==> flow/design.v <==
`default_nettype none
module toHex(
    input wire clk,
    input wire rst,
    input wire [3:0] value,
    output reg [7:0] hexChar
);
    always @(posedge clk) begin
        if (rst)
            hexChar <= "0";
        else
            hexChar <= (value <= 4'd9) ? 8'd48 + value : 8'd55 + value;
    end
endmodule
module flashNavigator
#(
  parameter STARTUP_WAIT = 32'd1000
)
(
    input wire clk,
    input wire rst,
    output reg flashClk,
    input wire flashMiso,
    output reg flashMosi,
    output reg flashCs,
    input wire [5:0] charAddress,
    output reg [7:0] charOutput,
    input wire btn1,
    input wire btn2
);
reg [23:0] readAddress;
localparam [7:0] command = 8'h03;
reg [7:0] currentByteOut;
reg [7:0] currentByteNum;
reg [255:0] dataIn;
reg [255:0] dataInBuffer;
localparam STATE_INIT_POWER = 8'd0;
localparam STATE_LOAD_CMD_TO_SEND = 8'd1;
localparam STATE_SEND = 8'd2;
localparam STATE_LOAD_ADDRESS_TO_SEND = 8'd3;
localparam STATE_READ_DATA = 8'd4;
localparam STATE_DONE = 8'd5;
reg [23:0] dataToSend;
reg [8:0] bitsToSend;
reg [32:0] counter;
reg [2:0] state;
reg [2:0] returnState;
reg dataReady;
always @(posedge clk) begin
if (rst) begin
  flashClk <= 0;
  flashMosi <= 0;
  flashCs <= 1;
  readAddress <= 0;
  currentByteOut <= 0;
  currentByteNum <= 0;
  dataIn <= 0;
  dataInBuffer <= 0;
  dataToSend <= 0;
  bitsToSend <= 0;
  counter <= 0;
  state <= 0;
  returnState <= 0;
  dataReady <= 0;
end
else
case (state)
  STATE_INIT_POWER: begin
    if (counter > STARTUP_WAIT && btn1 == 1 && btn2 == 1) begin
      state <= STATE_LOAD_CMD_TO_SEND;
      counter <= 32'b0;
      dataReady <= 0;
      currentByteNum <= 0;
      currentByteOut <= 0;
    end
    else
      counter <= counter + 1;
  end
  STATE_LOAD_CMD_TO_SEND: begin
      flashCs <= 0;
      dataToSend[23-:8] <= command;
      bitsToSend <= 8;
      state <= STATE_SEND;
      returnState <= STATE_LOAD_ADDRESS_TO_SEND;
  end
  STATE_SEND: begin
    if (counter == 32'd0) begin
      flashClk <= 0;
      flashMosi <= dataToSend[23];
      dataToSend <= {dataToSend[22:0],1'b0};
      bitsToSend <= bitsToSend - 1;
      counter <= 1;
    end
    else begin
      counter <= 32'd0;
      flashClk <= 1;
      if (bitsToSend == 0)
        state <= returnState;
    end
  end
  STATE_LOAD_ADDRESS_TO_SEND: begin
    dataToSend <= readAddress;
    bitsToSend <= 24;
    state <= STATE_SEND;
    returnState <= STATE_READ_DATA;
    currentByteNum <= 0;
  end
  STATE_READ_DATA: begin
    if (counter[0] == 1'd0) begin
      flashClk <= 0;
      counter <= counter + 1;
      if (counter[3:0] == 0 && counter > 0) begin
        dataIn[(currentByteNum << 3)+:8] <= currentByteOut;
        currentByteNum <= currentByteNum + 1;
        if (currentByteNum == 31)
          state <= STATE_DONE;
      end
    end
    else begin
      flashClk <= 1;
      currentByteOut <= {currentByteOut[6:0], flashMiso};
      counter <= counter + 1;
    end
  end
  STATE_DONE: begin
    dataReady <= 1;
    flashCs <= 1;
    dataInBuffer <= dataIn;
    counter <= STARTUP_WAIT;
    if (btn1 == 0) begin 
      readAddress <= readAddress + 24;
      state <= STATE_INIT_POWER;
    end
    else if (btn2 == 0) begin 
      readAddress <= readAddress - 24;
      state <= STATE_INIT_POWER;
    end
  end
  default: ;
endcase
end
wire [7:0] byteDisplayNumber;
wire lowerBit;
wire [7:0] hexCharOutput;
wire [3:0] currentHexVal;
reg [7:0] chosenByte;
wire [7:0] hexChar;
reg [3:0] addrNibble;
always @(*) begin
  case (4'd13 - charAddress[3:0])
    4'd0: addrNibble = readAddress[3:0];
    4'd1: addrNibble = readAddress[7:4];
    4'd2: addrNibble = readAddress[11:8];
    4'd3: addrNibble = readAddress[15:12];
    4'd4: addrNibble = readAddress[19:16];
    4'd5: addrNibble = readAddress[23:20];
    default: addrNibble = 4'd0;
  endcase
end
toHex hexConv(
clk,
rst,
addrNibble,
hexChar
);
always @(posedge clk) begin
if (rst) begin
  chosenByte <= 0;
  charOutput <= 0;
end
else begin
chosenByte <= dataInBuffer[(byteDisplayNumber << 3)+:8];
if (charAddress[5:4] == 2'b11) begin
  case (charAddress[3:0])
    0: charOutput <= "A";
    1: charOutput <= "d";
    2: charOutput <= "d";
    3: charOutput <= "r";
    4: charOutput <= ":";
    6: charOutput <= "0";
    7: charOutput <= "x";
    8,9,10,11,12,13: charOutput <= hexChar;
    15: charOutput <= dataReady ? " " : "L";
    default: charOutput <= " ";
  endcase
end
else
  charOutput <= hexCharOutput;
end
end
assign byteDisplayNumber = {3'b000, charAddress[5:1]};
assign lowerBit = charAddress[0];
assign currentHexVal = lowerBit ? chosenByte[3:0] : chosenByte[7:4];
toHex hexConvert(
clk,
rst,
currentHexVal,
hexCharOutput
);
endmodule
## From RTL to reports: flashNavigator

What the tools print for flashNavigator, step after step.
Lines are those of the file above, counted from 1.
Library cell names are shortened.
Not given: --

| inputs | value |
|---|---|
| top module | flashNavigator |
| clock | clk |
| standard-cell library | sky130hd |
| timing corner | tt_025C_1v80 |

## Word-level counts

Counts by Yosys on the flattened word-level netlist (proc, flatten, opt, wreduce; memories kept). Register bits leave out memories and registers merged into their read ports (data or address). Print and check cells are left out.

| storage and ports | value |
|---|---|
| word-level cells | 147 |
| bits of input ports | 11 |
| output and inout port bits | 11 |
| flip-flop bits (word level) | 660 |

| cells by class | value |
|---|---|
| order comparisons | 4 |
| equal/unequal tests | 35 |
| reduce/logical cells | 31 |
| muxes and demuxes | 40 |
| add/sub/neg operators | 11 |
| bitwise gates (word level) | 4 |
| shift-type cells | 3 |

Operator list:

| cell | count |
|---|---|
| AND 256 bit | 1 |
| OR 256 bit | 1 |
| variable part select 256 x 9 -> 8 bit | 1 |
| inverter 256 bit | 1 |
| variable shift 8 x 33 -> 256 bit | 1 |
| variable shift 8 x 33 -> 256 bit with constant A | 1 |
| parallel mux 33 bit (select 4 bit) | 1 |
| parallel mux 8 bit (select 8 bit) | 1 |
| two-way mux 8 bit | 8 |
| parallel mux 8 bit (select 3 bit) | 2 |
| two-way mux 24 bit | 2 |
| adder 33 x 1 -> 33 bit with constant B | 1 |
| > comparator 33 x 1 -> 1 bit with constant B | 1 |
| > comparator 33 x 10 -> 1 bit with constant B | 1 |
| zero test 33 bit | 1 |
| negator 8 -> 33 bit | 1 |
| two-way mux 33 bit | 1 |
| parallel mux 16 bit (select 2 bit) | 1 |
| == test 4 bit with constant B | 7 |
| adder 6 x 4 -> 7 bit with constant A | 4 |
| parallel mux 9 bit (select 3 bit) | 1 |
| adder 24 x 5 -> 24 bit with constant B | 1 |
| subtractor 24 x 5 -> 24 bit with constant B | 1 |
| parallel mux 4 bit (select 6 bit) | 1 |
| two-way mux 3 bit | 8 |
| == test 4 x 3 -> 1 bit with constant B | 5 |
| != test 2 bit with constant B | 9 |
| == test 4 x 2 -> 1 bit with constant B | 4 |

Not listed: further kinds 35, cells in them 60.

## Depth

Longest topological path by Yosys (ltp), each cell counted once; first at word level (registers and memories cut), then after technology mapping (sequential cells cut; the memories' decode and read muxes count).

| logic depth | value |
|---|---|
| word-level depth | 5 |
| ABC_AREA | 0 |
| mapped depth | 15 |
| depth with buffers taken out | 12 |

## Netlist

The flow's flattened synthesis, as Yosys stat reports it; memories are mapped. The netlist is that of the ABC_AREA named above (0 if unset); the other value can give another one.
Totals and module areas in this step are rounded.

Cell types:

| type | count | area in all (sq um) |
|---|---|---|
| dfxtp_1 | 650 | 1.3E+04 |
| nand2_1 | 754 | 2.83E+03 |
| a21oi_1 | 453 | 2.27E+03 |
| mux4_2 | 79 | 1.78E+03 |
| mux2i_1 | 154 | 1.54E+03 |
| nor2_1 | 300 | 1126.08 |
| clkbuf_1 | 205 | 769.488 |
| o21ai_0 | 152 | 760.73 |
| ha_1 | 31 | 387.872 |
| nand3_1 | 59 | 295.283 |
| xnor2_1 | 30 | 262.752 |
| xor2_1 | 20 | 175.168 |
| a311oi_1 | 16 | 140.134 |
| nor3_1 | 26 | 130.125 |
| a211oi_1 | 16 | 120.115 |
| buf_1 | 30 | 112.608 |
| inv_1 | 26 | 97.594 |
| a221oi_1 | 10 | 87.584 |

Other cell types: 46; their cells: 157.

| mapped netlist | value |
|---|---|
| mapped cells | 3168 |
| flip-flops | 650 |
| buffers | 238 |
| cell area after synthesis | 27000 sq um |
| sequential area | 13000 sq um |

The figures by module come from a second, unflattened synthesis with its own total; it is not the netlist above.

| unflattened totals | value |
|---|---|
| cell total of the unflattened synthesis | 3099 |
| area (unflattened synthesis) | 28000 sq um |

Each row is one instance without its submodules.

By module:

| module | area (sq um) | instances | sequential area (sq um) | cells |
|---|---|---|---|---|
| flashNavigator | 27000 | 1 | 13000 | 3039 |
| toHex | 310 | 2 | 140 | 30 |

## Timing after synthesis

Path of least setup slack by OpenSTA after synthesis, without wires, with an ideal clock, recovery checks aside; 20% of the period is set as input and as output delay. Where synthesis merged equal registers, the netlist keeps one of their names.

| timing path post-synthesis | value |
|---|---|
| path kind | in2reg |
| from | input port charAddress[1] |
| to | register hexConv.hexChar[5] |
| path buffers | 3 |
| path delay | 3805 ps |
| time at the first pin | 2000 ps |
| arrival | 5688 ps |
| period | 10000 ps |
| external input delay | 2000 ps |
| setup time | 117 ps |
| data required time | 9883 ps |
| driving pins on the path | 15 |
| slack | 4195 ps |
| period reached after synthesis | 5805 ps |

"path delay" = arrival - input delay + setup time.
"driving pins on the path" counts driving pins, that of a launching flip-flop among them; a cell with two outputs on the path counts twice.
"period reached after synthesis" is the clock period less the worst setup slack; recovery checks do not enter. This is arithmetic on one report: input and output delays are still those of the set period (20% each).
The rows between start and end are the longest chain of elaborated cells between them; the timing report does not say that the signal goes this way. Where chains are equally long, one stands for them.
Each line given opens the expression or statement behind the cell; cells for indexed reads and writes are added by Yosys, which also makes memories of some case tables.

| on the way, post-synthesis | value |
|---|---|
| path through | buf_1 > clkbuf_1 > buf_1 > inv_1 > ha_1 > nor3b_1 > a22oi_1 > nand2_1 > a221oi_1 > inv_1 > ha_1 > or2_2 > a21oi_1 > nand2b_1 > nand2b_1 |
| length of the longest elaborated chain | 5 |
| elaborated cells on any way between the ends | 12 |
| source lines of those cells | 2 |
| those cells by class | add/sub (3); compare (1); eq/ne (5); mux (2); reduce/logical (1) |

RTL lines, path post-synthesis:

| item | RTL line | RTL |
|---|---|---|
| start, declared | 26 | `input wire [5:0] charAddress,` |
| subtractor 4 bit | 150 | `case (4'd13 - charAddress[3:0])` |
| == test 4 x 3 -> 1 bit | 150 |  |
| parallel mux 4 bit (select 6 bit) | 150 |  |
| adder 6 x 4 -> 7 bit | 12 | `hexChar <= (value <= 4'd9) ? 8'd48 + value : 8'd55 + value;` |
| two-way mux 8 bit | 12 |  |
| end, assigned | 10 | `hexChar <= "0";` |
| end, assigned | 12 |  |
| end, declared | 6 | `output reg [7:0] hexChar` |

## Timing after layout

Path of least setup slack in the final report of entry A (OpenROAD, finished layout, wires in). Where an end is a register, its clock arrival counts in the times.
The path's times are printed in steps of 10 ps; the period is the one set.

| timing path post-layout | value |
|---|---|
| path kind | reg2reg |
| from | register currentByteNum[0] |
| to | register dataIn[139] |
| arrival | 4300 ps |
| slack | 1040 ps |
| period | 4870 ps |
| driving pins on the path | 12 |
| data required time | 5330 ps |
| setup time | 140 ps |
| path buffers | 1 |
| time at the first pin | 590 ps |

The rows between start and end are the longest chain of elaborated cells between them; the timing report does not say that the signal goes this way. Where chains are equally long, one stands for them.
A register here has more assigning lines than the two given.
Where a signal picks the word or bit written, the line may be left out of the assigning lines.

| on the way, post-layout | value |
|---|---|
| path through | dfxtp_1 > inv_1 > ha_1 > nor2b_1 > nor2b_1 > ha_1 > nor4_2 > nand3_1 > buf_4 > nor2_1 > mux2i_1 > nor2_1 |
| length of the longest elaborated chain | 5 |
| elaborated cells on any way between the ends | 6 |
| source lines of those cells | 1 |
| those cells by class | add/sub (1); shift (2); logic (3) |

RTL lines, path post-layout:

| item | RTL line | RTL |
|---|---|---|
| start, declared | 34 | `reg [7:0] currentByteNum;` |
| start, assigned | 56 | `currentByteNum <= 0;` |
| start, assigned | 114 | `currentByteNum <= currentByteNum + 1;` |
| negator 8 -> 33 bit | 113 | `dataIn[(currentByteNum << 3)+:8] <= currentByteOut;` |
| variable shift 8 x 33 -> 256 bit | 113 |  |
| inverter 256 bit | 113 |  |
| AND 256 bit | 113 |  |
| OR 256 bit | 113 |  |
| end, assigned | 57 | `dataIn <= 0;` |
| end, declared | 35 | `reg [255:0] dataIn;` |

## Implementation results

Measured data: module flashNavigator, platform sky130hd, 3 stored runs of the flow under differing settings, order arbitrary. Input and output delays are each 20% of the period that was set; the output load is 0.01 pF.
"clock period reached": clock period set for the run, less the worst setup slack. It is reckoned from that one timing run; input and output delays stay at 20% of the period that was set.
By "critical path time" is meant the share of the clock period that the worst setup path is allowed (20% is reserved at inputs, 20% at outputs), minus its slack. Clock arrival times at its registers enter into it.
"total power after layout": no workload was simulated; the value follows from the tool's default switching activity.
"critical path time" is given in steps of 10 ps.
The results are shown rounded.
A setting shown as . is not set for that run.

| run name | CORE_UTILIZATION | PLACE_DENSITY | period_ns | CAP_MARGIN | CORE_MARGIN | SLEW_MARGIN | CELL_PAD_IN_SITES_DETAIL_PLACEMENT | CELL_PAD_IN_SITES_GLOBAL_PLACEMENT | CTS_CLUSTER_DIAMETER | CTS_CLUSTER_SIZE | GPL_TIMING_DRIVEN | HOLD_SLACK_MARGIN | PLACE_DENSITY_LB_ADDON | TNS_END_PERCENT | CORE_ASPECT_RATIO | SETUP_SLACK_MARGIN | total power after layout (W) | setup TNS (ps) | area inside the die boundary (sq um) | critical path time (ps) | class of the worst setup path | lowest hold slack (ps) | standard-cell area after layout (sq um) | Yosys chip area after synthesis (sq um) | worst setup slack after layout (ps) | utilization of the finished layout | clock period reached (ps) |
|---|---|---|---|---|---|---|---|---|---|---|---|---|---|---|---|---|---|---|---|---|---|---|---|---|---|---|---|
| entry A | 47 | 0.6 | 4.87 | 20 | 2 | 20 | . | . | . | . | . | . | . | . | . | . | 0.011 | 0 | 59000 | 3830 | reg2reg | 430 | 30000 | 27000 | 1000 | 0.53 | 3835 |
| entry B | 40 | . | 6.5 | 15 | 4 | 20 | 1 | 3 | 127 | 99 | 0 | 0.1 | 0.05 | 70 | . | . | 0.0062 | 0 | 72000 | 4710 | in2reg | 350 | 29000 | 27000 | 490 | 0.43 | 6011 |
| entry C | 30 | . | 4.3 | 20 | 7 | 20 | . | 2 | 202 | . | . | . | 0.07 | 50 | 0.51 | 0.48 | 0.012 | 0 | 99000 | 2780 | in2reg | 440 | 31000 | 27000 | 660 | 0.35 | 3641 |
